==> flow/design.v <==
module converter (
    input wire [15:0] fixed_in,     
    output reg [15:0] float_out     
);
    reg sign;                       
    reg [4:0] exponent;             
    reg [10:0] mantissa;            
    reg [15:0] magnitude;           
    reg [4:0] leading_one;          
    always @(*) begin
        sign = fixed_in[15];                        
        magnitude = sign ? (~fixed_in + 1) : fixed_in;  
        casez (magnitude)
            16'b1???????????????: leading_one = 5'd15;
            16'b01??????????????: leading_one = 5'd14;
            16'b001?????????????: leading_one = 5'd13;
            16'b0001????????????: leading_one = 5'd12;
            16'b00001???????????: leading_one = 5'd11;
            16'b000001??????????: leading_one = 5'd10;
            16'b0000001?????????: leading_one = 5'd9;
            16'b00000001????????: leading_one = 5'd8;
            16'b000000001???????: leading_one = 5'd7;
            16'b0000000001??????: leading_one = 5'd6;
            16'b00000000001?????: leading_one = 5'd5;
            16'b000000000001????: leading_one = 5'd4;
            16'b0000000000001???: leading_one = 5'd3;
            16'b00000000000001??: leading_one = 5'd2;
            16'b000000000000001?: leading_one = 5'd1;
            16'b0000000000000001: leading_one = 5'd0;
            default: leading_one = 5'd0;
        endcase
        if (magnitude == 16'b0) begin
            exponent = 5'd0;     
            mantissa = 10'd0;
        end else begin
            exponent = 5'd15 + leading_one;  
            mantissa = (magnitude << (15 - leading_one)) >> 5; 
        end
        float_out = {sign, exponent, mantissa[9:0]};
    end
endmodule
`timescale 1ns / 1ps
module fifo #(
    parameter DATA_WIDTH = 8,
    parameter FIFO_DEPTH = 16
) (
    input wire clk,               
    input wire write_reset,      
    input wire write_enable,
    input wire [DATA_WIDTH-1:0] write_data,
    input wire fast_clk,          
    input wire read_reset,
    input wire read_enable,
    output reg [DATA_WIDTH-1:0] read_data,
    output reg empty_flag,
    output reg full_flag
);
    localparam POINTER_WIDTH = $clog2(FIFO_DEPTH);
    reg [DATA_WIDTH-1:0] memory[FIFO_DEPTH-1:0];
    reg [POINTER_WIDTH:0] write_pointer;
    reg [POINTER_WIDTH:0] write_pointer_gray;
    reg [POINTER_WIDTH:0] read_pointer_gray_sync_w;
    reg [POINTER_WIDTH:0] read_pointer;
    reg [POINTER_WIDTH:0] read_pointer_gray;
    reg [POINTER_WIDTH:0] write_pointer_gray_sync_r;
    always @(posedge clk or posedge write_reset) begin
        if (write_reset) begin
            write_pointer <= 0;
            write_pointer_gray <= 0;
        end else if (write_enable && !full_flag) begin
            memory[write_pointer[POINTER_WIDTH-1:0]] <= write_data;
            write_pointer <= write_pointer + 1;
            write_pointer_gray <= (write_pointer + 1) ^ ((write_pointer + 1) >> 1);  
        end
    end
    always @(posedge fast_clk or posedge read_reset) begin
        if (read_reset) begin
            read_pointer <= 0;
            read_pointer_gray <= 0;
        end else if (read_enable && !empty_flag) begin
            read_data <= memory[read_pointer[POINTER_WIDTH-1:0]];
            read_pointer <= read_pointer + 1;
            read_pointer_gray <= (read_pointer + 1) ^ ((read_pointer + 1) >> 1);  
        end
    end
    always @(posedge clk) begin
        read_pointer_gray_sync_w <= read_pointer_gray;  
    end
    always @(posedge fast_clk) begin
        write_pointer_gray_sync_r <= write_pointer_gray;  
    end
    always @(*) begin
        empty_flag = (read_pointer_gray == write_pointer_gray_sync_r);
        full_flag = (write_pointer_gray == {~read_pointer_gray_sync_w[POINTER_WIDTH:POINTER_WIDTH-1], read_pointer_gray_sync_w[POINTER_WIDTH-2:0]});
    end
endmodule
module imem (
    input wire clk,                        
    input wire rst,                        
    input wire shift_enable,               
    input wire [15:0] new_value,           
    output reg [1023:0] data_out           
);
    reg [15:0] memory [0:63];
    integer i;
    always @(posedge clk or posedge rst) begin
        if (rst) begin
            for (i = 0; i < 64; i = i + 1) begin
                memory[i] <= 16'b0;
            end
        end else if (shift_enable) begin
            for (i = 63; i > 0; i = i - 1) begin
                memory[i] <= memory[i-1];
            end
            memory[0] <= new_value;
        end
    end
    always @(posedge clk or posedge rst) begin
        if (rst) begin
            data_out <= 1024'b0;
        end else begin
            for (i = 0; i < 64; i = i + 1) begin
                data_out[(i*16) +: 16] <= memory[i];
            end
        end
    end
endmodule
module multiplier (
	input wire [15:0] a,
	input wire [15:0] b,
	output reg [31:0] product
);
	always @(*) begin
    	product = a * b;   
	end
endmodule
module alu_mac (
	input wire clk,
	input wire reset,
	input wire [1023:0] d,    	 
	input wire [1023:0] cmem, 	 
	output reg [31:0] out,    	 
	output reg done           	 
);
	reg [5:0] tap_index;      	 
	reg [31:0] sum;           	 
	wire [31:0] product;      	 
	wire [15:0] d_element;    	 
	wire [15:0] cmem_element; 	 
	assign d_element = d[(tap_index * 16) +: 16];
	assign cmem_element = cmem[(tap_index * 16) +: 16];
	multiplier mult_inst (
    	.a(d_element),
    	.b(cmem_element),
    	.product(product)
	);
	always @(posedge clk or posedge reset) begin
    	if (reset) begin
        	sum <= 32'b0;            
        	tap_index <= 6'b0;      
        	out <= 32'b0;           
        	done <= 1'b0;           
    	end else begin
        	if (tap_index < 63) begin
            	sum <= sum + product;   
            	tap_index <= tap_index + 1;  
            	done <= 1'b0;          
        	end else begin
            	sum <= sum + product;   
            	out <= sum;             
            	tap_index <= 6'b0;      
            	sum <= 32'b0;           
            	done <= 1'b1;           
        	end
    	end
	end
endmodule
module control (
    input wire clk,                  
    input wire fast_clk,             
    input wire reset,                
    input wire fifo_full,            
    input wire fifo_empty,           
    input wire mac_done,             
    output reg write_enable,         
    output reg read_enable,          
    output reg shift_enable,         
    output reg start_mac,            
    output reg done                  
);
    reg reset_sync1_clk, reset_sync2_clk;
    always @(posedge clk) begin
        reset_sync1_clk <= reset;
        reset_sync2_clk <= reset_sync1_clk;
    end
    wire synced_reset_clk = reset_sync2_clk;
    reg reset_sync1_fast, reset_sync2_fast;
    always @(posedge fast_clk) begin
        reset_sync1_fast <= reset;
        reset_sync2_fast <= reset_sync1_fast;
    end
    wire synced_reset_fast = reset_sync2_fast;
    typedef enum logic [1:0] {
        WRITE_IDLE,    
        FIFO_WRITE     
    } write_state_t;
    write_state_t write_state, next_write_state;
    typedef enum logic [2:0] {
        READ_IDLE,     
        FIFO_READ,     
        IMEM_SHIFT,    
        START_MAC,     
        WAIT_DONE      
    } read_state_t;
    read_state_t read_state, next_read_state;
    always @(posedge clk or posedge synced_reset_clk) begin
        if (synced_reset_clk) begin
            write_state <= WRITE_IDLE;
        end else begin
            write_state <= next_write_state;
        end
    end
    always @(*) begin
        case (write_state)
            WRITE_IDLE: begin
                if (!fifo_full)
                    next_write_state = FIFO_WRITE;  
                else
                    next_write_state = WRITE_IDLE;
            end
            FIFO_WRITE: begin
                if (fifo_full)
                    next_write_state = WRITE_IDLE;  
                else
                    next_write_state = FIFO_WRITE;
            end
            default: next_write_state = WRITE_IDLE;
        endcase
    end
    always @(posedge clk or posedge synced_reset_clk) begin
        if (synced_reset_clk) begin
            write_enable <= 1'b0;
        end else begin
            write_enable <= (write_state == FIFO_WRITE);
        end
    end
    always @(posedge fast_clk or posedge synced_reset_fast) begin
        if (synced_reset_fast) begin
            read_state <= READ_IDLE;
        end else begin
            read_state <= next_read_state;
        end
    end
    always @(*) begin
        case (read_state)
            READ_IDLE: begin
                if (!fifo_empty)
                    next_read_state = FIFO_READ;  
                else
                    next_read_state = READ_IDLE;
            end
            FIFO_READ: begin
                next_read_state = IMEM_SHIFT;     
            end
            IMEM_SHIFT: begin
                next_read_state = START_MAC;      
            end
            START_MAC: begin
                next_read_state = WAIT_DONE;      
            end
            WAIT_DONE: begin
                if (mac_done)
                    next_read_state = READ_IDLE;  
                else
                    next_read_state = WAIT_DONE;
            end
            default: next_read_state = READ_IDLE;
        endcase
    end
    always @(posedge fast_clk or posedge synced_reset_fast) begin
        if (synced_reset_fast) begin
            read_enable <= 1'b0;
            shift_enable <= 1'b0;
            start_mac <= 1'b0;
            done <= 1'b0;
        end else begin
            read_enable <= (read_state == FIFO_READ);
            shift_enable <= (read_state == IMEM_SHIFT);
            start_mac <= (read_state == START_MAC);
            done <= (read_state == WAIT_DONE && mac_done);
        end
    end
endmodule
module datapath (
    input wire clk,                   
    input wire fast_clk,              
    input wire reset,                 
    input wire write_enable,          
    input wire read_enable,           
    input wire shift_enable,          
    input wire cen,                   
    input wire wen,                   
    input wire [5:0] addr,            
    input wire [15:0] input_data,     
    input wire [1023:0] cmem_data_in,  
    output wire [31:0] result,        
    output wire fifo_empty,           
    output wire fifo_full,            
    output wire done                  
);
    wire [15:0] fifo_out;             
    wire [15:0] float_data;           
    wire [1023:0] imem_data;          
    wire [1023:0] cmem_flat_data;     
    wire [31:0] alu_out;              
    wire mac_done;                    
    fifo #(
        .DATA_WIDTH(16),
        .FIFO_DEPTH(64)
    ) fifo_inst (
        .clk(clk),
        .write_reset(reset),
        .write_enable(write_enable),
        .write_data(input_data),
        .fast_clk(fast_clk),
        .read_reset(reset),
        .read_enable(read_enable),
        .read_data(fifo_out),
        .empty_flag(fifo_empty),
        .full_flag(fifo_full)
    );
    converter converter_inst (
        .fixed_in(fifo_out),        
        .float_out(float_data)      
    );
    imem imem_inst (
        .clk(clk),
        .rst(reset),
        .shift_enable(shift_enable),
        .new_value(float_data),     
        .data_out(imem_data)
    );
    assign cmem_flat_data = cmem_data_in;
    alu_mac alu_mac_inst (
        .clk(fast_clk),
        .reset(reset),
        .d(imem_data),               
        .cmem(cmem_flat_data),       
        .out(alu_out),
        .done(mac_done)
    );
    assign result = alu_out;
    assign done = mac_done;
endmodule
module top_module (
    input wire clk,                 
    input wire reset,               
    input wire [15:0] input_data,   
    input wire [1023:0] cmem_data_in,  
    output wire [31:0] result,      
    output wire done                
);
    wire write_enable;      
    wire read_enable;       
    wire shift_enable;      
    wire fifo_empty;        
    wire fifo_full;         
    wire mac_done;          
    control control_inst (
        .clk(clk),
        .fast_clk(clk),
        .reset(reset),
        .fifo_full(fifo_full),
        .fifo_empty(fifo_empty),
        .mac_done(mac_done),
        .write_enable(write_enable),
        .read_enable(read_enable),
        .shift_enable(shift_enable),
        .done(done)
    );
    datapath datapath_inst (
        .clk(clk),
        .fast_clk(clk),
        .reset(reset),
        .write_enable(write_enable),
        .read_enable(read_enable),
        .shift_enable(shift_enable),
        .input_data(input_data),
        .cmem_data_in(cmem_data_in),
        .result(result),
        .fifo_empty(fifo_empty),
        .fifo_full(fifo_full),
        .done(mac_done)
    );
endmodule
### Tool chain data of top_module

The steps from the RTL of top_module to its reports follow in flow order.
Lines are those of the file above, counted from 1.
Library cell names are shortened.
A cell with - has no value.

| set-up | value |
|---|---|
| top module | top_module |
| clock | clk |
| cell library | sky130hd |
| timing corner | tt_025C_1v80 |

### Elaborated design

Source: Yosys, flattened and elaborated. Widths are those after wreduce. Registers that Yosys merges into a memory's read port (data or address) are not register bits. Print and check cells do not count. Equal cells are merged and count once.

| operators by class | value |
|---|---|
| eq/ne operators | 147 |
| multipliers | 1 |
| reduce/logical cells | 76 |
| shifts and indexed selects | 3 |
| bitwise operators | 5 |
| $add $sub $neg | 7 |
| $lt $le $gt $ge | 1 |
| muxes and demuxes | 13 |

Operators with widths:

| operator | number |
|---|---|
| variable part select 1024 x 11 -> 16 bit | 2 |
| parallel mux 16 bit (select 64 bit) | 1 |
| multiplier 16 x 16 -> 32 bit | 1 |
| equality test 6 bit (second input constant) | 64 |
| AND reduction 3 bit | 64 |
| equality test 6 x 5 -> 1 bit (second input constant) | 32 |
| equality test 6 x 4 -> 1 bit (second input constant) | 16 |
| parallel mux 4 bit (select 15 bit) | 1 |
| equality test 6 x 3 -> 1 bit (second input constant) | 8 |
| << shifter 16 x 32 -> 15 bit | 1 |
| adder 32 bit | 1 |
| 2-to-1 mux 32 bit | 1 |
| equality test 6 x 2 -> 1 bit (second input constant) | 4 |
| equality test 6 x 1 -> 1 bit (second input constant) | 3 |
| adder 16 x 1 -> 16 bit (second input constant) | 1 |
| NOT 16 bit | 1 |
| zero test 16 bit | 1 |
| adder 7 x 1 -> 8 bit (second input constant) | 2 |
| 2-to-1 mux 16 bit | 1 |
| equality test 15 x 1 -> 1 bit (second input constant) | 1 |
| parallel mux 3 bit (select 5 bit) | 1 |
| equality test 14 x 1 -> 1 bit (second input constant) | 1 |
| equality test 7 bit | 2 |
| bitwise XOR 7 bit | 2 |
| equality test 13 x 1 -> 1 bit (second input constant) | 1 |
| equality test 12 x 1 -> 1 bit (second input constant) | 1 |
| zero test 6 bit | 2 |
| equality test 11 x 1 -> 1 bit (second input constant) | 1 |

Not listed: further kinds 28, cells in them 36.

| word-level totals | value |
|---|---|
| input bits | 1042 |
| elaborated cells | 401 |
| flip-flop bits (word level) | 3212 |

### Depth

Longest topological path by Yosys (ltp), each cell counted once; first at word level (registers and memories cut), then after technology mapping (sequential cells cut; the memories' decode and read muxes count).

| depth | value |
|---|---|
| depth after elaboration | 8 |
| ABC_AREA | 0 |
| gate-level depth with buffers | 35 |
| mapped depth without buffers | 29 |

### After synthesis

Source: synth_stat.txt of the flow (Yosys; design flattened, memories mapped). It holds for the ABC_AREA given above (unset counts as 0); a run with the other value may have another netlist.

| mapped netlist | value |
|---|---|
| area of sequential cells | 0.0854782 mm^2 |
| buffer cells | 432 |
| flip-flops | 3211 |
| cell area after synthesis | 0.1321855 mm^2 |
| cell count | 7802 |

Cell types:

| cell | number |
|---|---|
| dfrtp_1 | 2154 |
| edfxtp_1 | 1040 |
| mux4_2 | 657 |
| mux2_2 | 1058 |
| fa_1 | 225 |
| inv_1 | 392 |
| a22oi_1 | 193 |
| ha_1 | 110 |
| a221oi_1 | 147 |
| a22o_1 | 145 |
| clkbuf_1 | 330 |
| nor2_1 | 291 |
| nand2_1 | 215 |
| nand4_1 | 69 |
| xnor2_1 | 43 |
| xor2_1 | 42 |
| a21oi_1 | 66 |
| dfxtp_1 | 16 |

Other cell types: 74; their cells: 609.
The figures by module come from a second, unflattened synthesis with its own total; it is not the netlist above.

| unflattened totals | value |
|---|---|
| cells (unflattened synthesis) | 8286 |
| area total of the unflattened synthesis | 0.1353298 mm^2 |

Each row is one instance without its submodules.

By module:

| module | area (mm^2) | instances | sequential area (mm^2) | cells |
|---|---|---|---|---|
| imem | 0.063611 | 1 | 0.0512492 | 3187 |
| fifo | 0.0411219 | 1 | 0.0322109 | 2446 |
| alu_mac | 0.0201894 | 1 | 0.0017767 | 1436 |
| multiplier | 0.0085982 | 1 | 0 | 995 |
| converter | 0.0014576 | 1 | 0 | 201 |
| control | 0.0003516 | 1 | 0.0003065 | 21 |
| datapath | 0 | 1 | 0 | 0 |
| top_module | 0 | 1 | 0 | 0 |

### Path before layout

OpenSTA on the mapped netlist: ideal clock, no wires. The path of least setup slack (recovery checks aside). Input and output delay are each 20% of the period. Register names are those of the netlist, which keeps one name where synthesis merged equal registers.

| timing post-synthesis | value |
|---|---|
| path type | input port to flip-flop |
| from | in reset |
| to | reg datapath_inst.fifo_inst.memory[31][0] |
| arrival time | 54.163 ns |
| input delay | 2.400 ns |
| clock period | 12.0 ns |
| required time | 11.580 ns |
| path slack | -42.583 ns |
| path delay | 52.183 ns |
| stages | 3 |
| launch time at the first pin | 2.400 ns |
| period reached after synthesis | 54.583 ns |

"path delay" is the arrival time less input delay plus setup time.
"stages" counts driving pins, that of a launching flip-flop among them; a cell with two outputs on the path counts twice.
"period reached after synthesis" is the clock period less the worst setup slack; recovery checks do not enter. This is arithmetic on one report: input and output delays are still those of the set period (20% each).
The rows between start and end are the longest chain of elaborated cells between them; the timing report does not say that the signal goes this way. Where chains are equally long, one stands for them.
A line is the first line of the expression or statement that the cell stems from. Yosys adds cells for indexed reads and writes and turns some case tables into memories.
Lines with a computed index may be missing from the assigning lines.

| on the way, post-synthesis | value |
|---|---|
| path through | inv_1 -> nand2_1 -> nor2_1 |
| length of the longest elaborated chain | 2 |

Ends and longest elaborated chain, post-synthesis:

| item | line | text |
|---|---|---|
| start, declared | 357 | `input wire reset,` |
| NOT 1 bit | - |  |
| AND reduction 3 bit | - |  |
| end, declared | 59 | `reg [DATA_WIDTH-1:0] memory[FIFO_DEPTH-1:0];` |

### Worst path after layout

From the final timing report of job 1: the path of least setup slack in the routed layout; clock arrival at registers is part of the times.

| timing after layout | value |
|---|---|
| path type | input port to flip-flop |
| from | in cmem_data_in[1012] |
| to | reg datapath_inst.alu_mac_inst.sum[30] |
| clock period | 12.0 ns |
| input delay | 2.40 ns |
| path slack | 1.26 ns |
| arrival time | 11.52 ns |
| stages | 26 |
| launch time at the first pin | 2.40 ns |
| required time | 12.78 ns |

The rows between start and end are the longest chain of elaborated cells between them; the timing report does not say that the signal goes this way. Where chains are equally long, one stands for them.
At most two assigning lines are given for a register; there are more.

| on the way, after layout | value |
|---|---|
| path through | clkdlybuf4s50_1 -> mux4_2 -> mux4_2 -> mux2i_1 -> nand2_1 -> o21ai_2 -> nor2_1 -> fa_1 -> inv_1 -> fa_1 -> fa_1 -> fa_1 -> inv_1 -> fa_1 -> inv_1 -> fa_1 -> inv_1 -> ha_1 -> nand4_1 -> o41ai_1 -> o2111ai_1 -> a311oi_1 -> o211ai_1 -> a21oi_1 -> o21ai_0 -> and3b_1 |
| length of the longest elaborated chain | 4 |

Ends and longest elaborated chain, after layout:

| item | line | text |
|---|---|---|
| start, declared | 359 | `input wire [1023:0] cmem_data_in,` |
| variable part select 1024 x 11 -> 16 bit | 151 | `assign cmem_element = cmem[(tap_index * 16) +: 16];` |
| multiplier 16 x 16 -> 32 bit | 134 |  |
| adder 32 bit | 165 |  |
| 2-to-1 mux 32 bit | 164 | `if (tap_index < 63) begin` |
| end, assigned | 165 |  |
| end, assigned | 169 |  |
| end, declared | 146 | `reg [31:0] sum;` |

Appendix: measured runs

Top module top_module; platform sky130hd; tools Yosys and OpenROAD; 4 stored runs in no particular order. Input and output delays are each 20% of the period that was set; the output load is 0.01 pF.
"clock period reached": clock period set for the run, less the worst setup slack. It is reckoned from that one timing run; input and output delays stay at 20% of the period that was set.

#### Job 1

| setting | value |
|---|---|
| CELL_PAD_IN_SITES_DETAIL_PLACEMENT | `0` |
| CTS_CLUSTER_DIAMETER | `285` |
| CTS_CLUSTER_SIZE | `40` |
| MAX_ROUTING_LAYER | `met4` |
| PLACE_DENSITY_LB_ADDON | `0.15` |
| SETUP_SLACK_MARGIN | `-0.87` |
| SLEW_MARGIN | `0` |
| period_ns | `12.0` |
| CAP_MARGIN | `20` |
| CORE_MARGIN | `2` |
| CORE_UTILIZATION | `40` |

| result | value |
|---|---|
| clock period reached | 10.740 ns |
| total die area | 0.335079 mm^2 |
| worst setup slack after layout | 1.260 ns |
| synthesized cell area | 0.1321855 mm^2 |
| standard-cell area after routing | 0.152284 mm^2 |
| sum of negative setup slack | 0.000 ns |
| final utilization | 0.462 |

#### Job 2

| setting | value |
|---|---|
| CORE_ASPECT_RATIO | `1.28` |
| CORE_MARGIN | `4` |
| CORE_UTILIZATION | `29` |
| CTS_CLUSTER_SIZE | `59` |
| GPL_TIMING_DRIVEN | `0` |
| PLACE_DENSITY_LB_ADDON | `0.1` |
| SETUP_SLACK_MARGIN | `1.52` |
| SLEW_MARGIN | `40` |
| TNS_END_PERCENT | `75` |
| period_ns | `12.1` |
| CAP_MARGIN | `20` |

| result | value |
|---|---|
| clock period reached | 10.423 ns |
| total die area | 0.46676 mm^2 |
| worst setup slack after layout | 1.677 ns |
| synthesized cell area | 0.1321855 mm^2 |
| standard-cell area after routing | 0.173137 mm^2 |
| sum of negative setup slack | 0.000 ns |
| final utilization | 0.381 |

#### Job 3

| setting | value |
|---|---|
| CORE_UTILIZATION | `40` |
| PLACE_DENSITY | `0.6` |
| period_ns | `9.06` |
| CAP_MARGIN | `20` |
| CORE_MARGIN | `2` |
| SLEW_MARGIN | `20` |

| result | value |
|---|---|
| clock period reached | 8.979 ns |
| total die area | 0.335079 mm^2 |
| worst setup slack after layout | 0.081 ns |
| synthesized cell area | 0.1321855 mm^2 |
| standard-cell area after routing | 0.163985 mm^2 |
| sum of negative setup slack | 0.000 ns |
| final utilization | 0.497 |

#### Job 4

| setting | value |
|---|---|
| CORE_UTILIZATION | `40` |
| PLACE_DENSITY | `0.6` |
| SETUP_SLACK_MARGIN | `-0.89` |
| period_ns | `10.7` |
| CAP_MARGIN | `20` |
| CORE_MARGIN | `2` |
| SLEW_MARGIN | `20` |

| result | value |
|---|---|
| clock period reached | 9.816 ns |
| total die area | 0.335079 mm^2 |
| worst setup slack after layout | 0.884 ns |
| synthesized cell area | 0.1321855 mm^2 |
| standard-cell area after routing | 0.161581 mm^2 |
| sum of negative setup slack | 0.000 ns |
| final utilization | 0.49 |
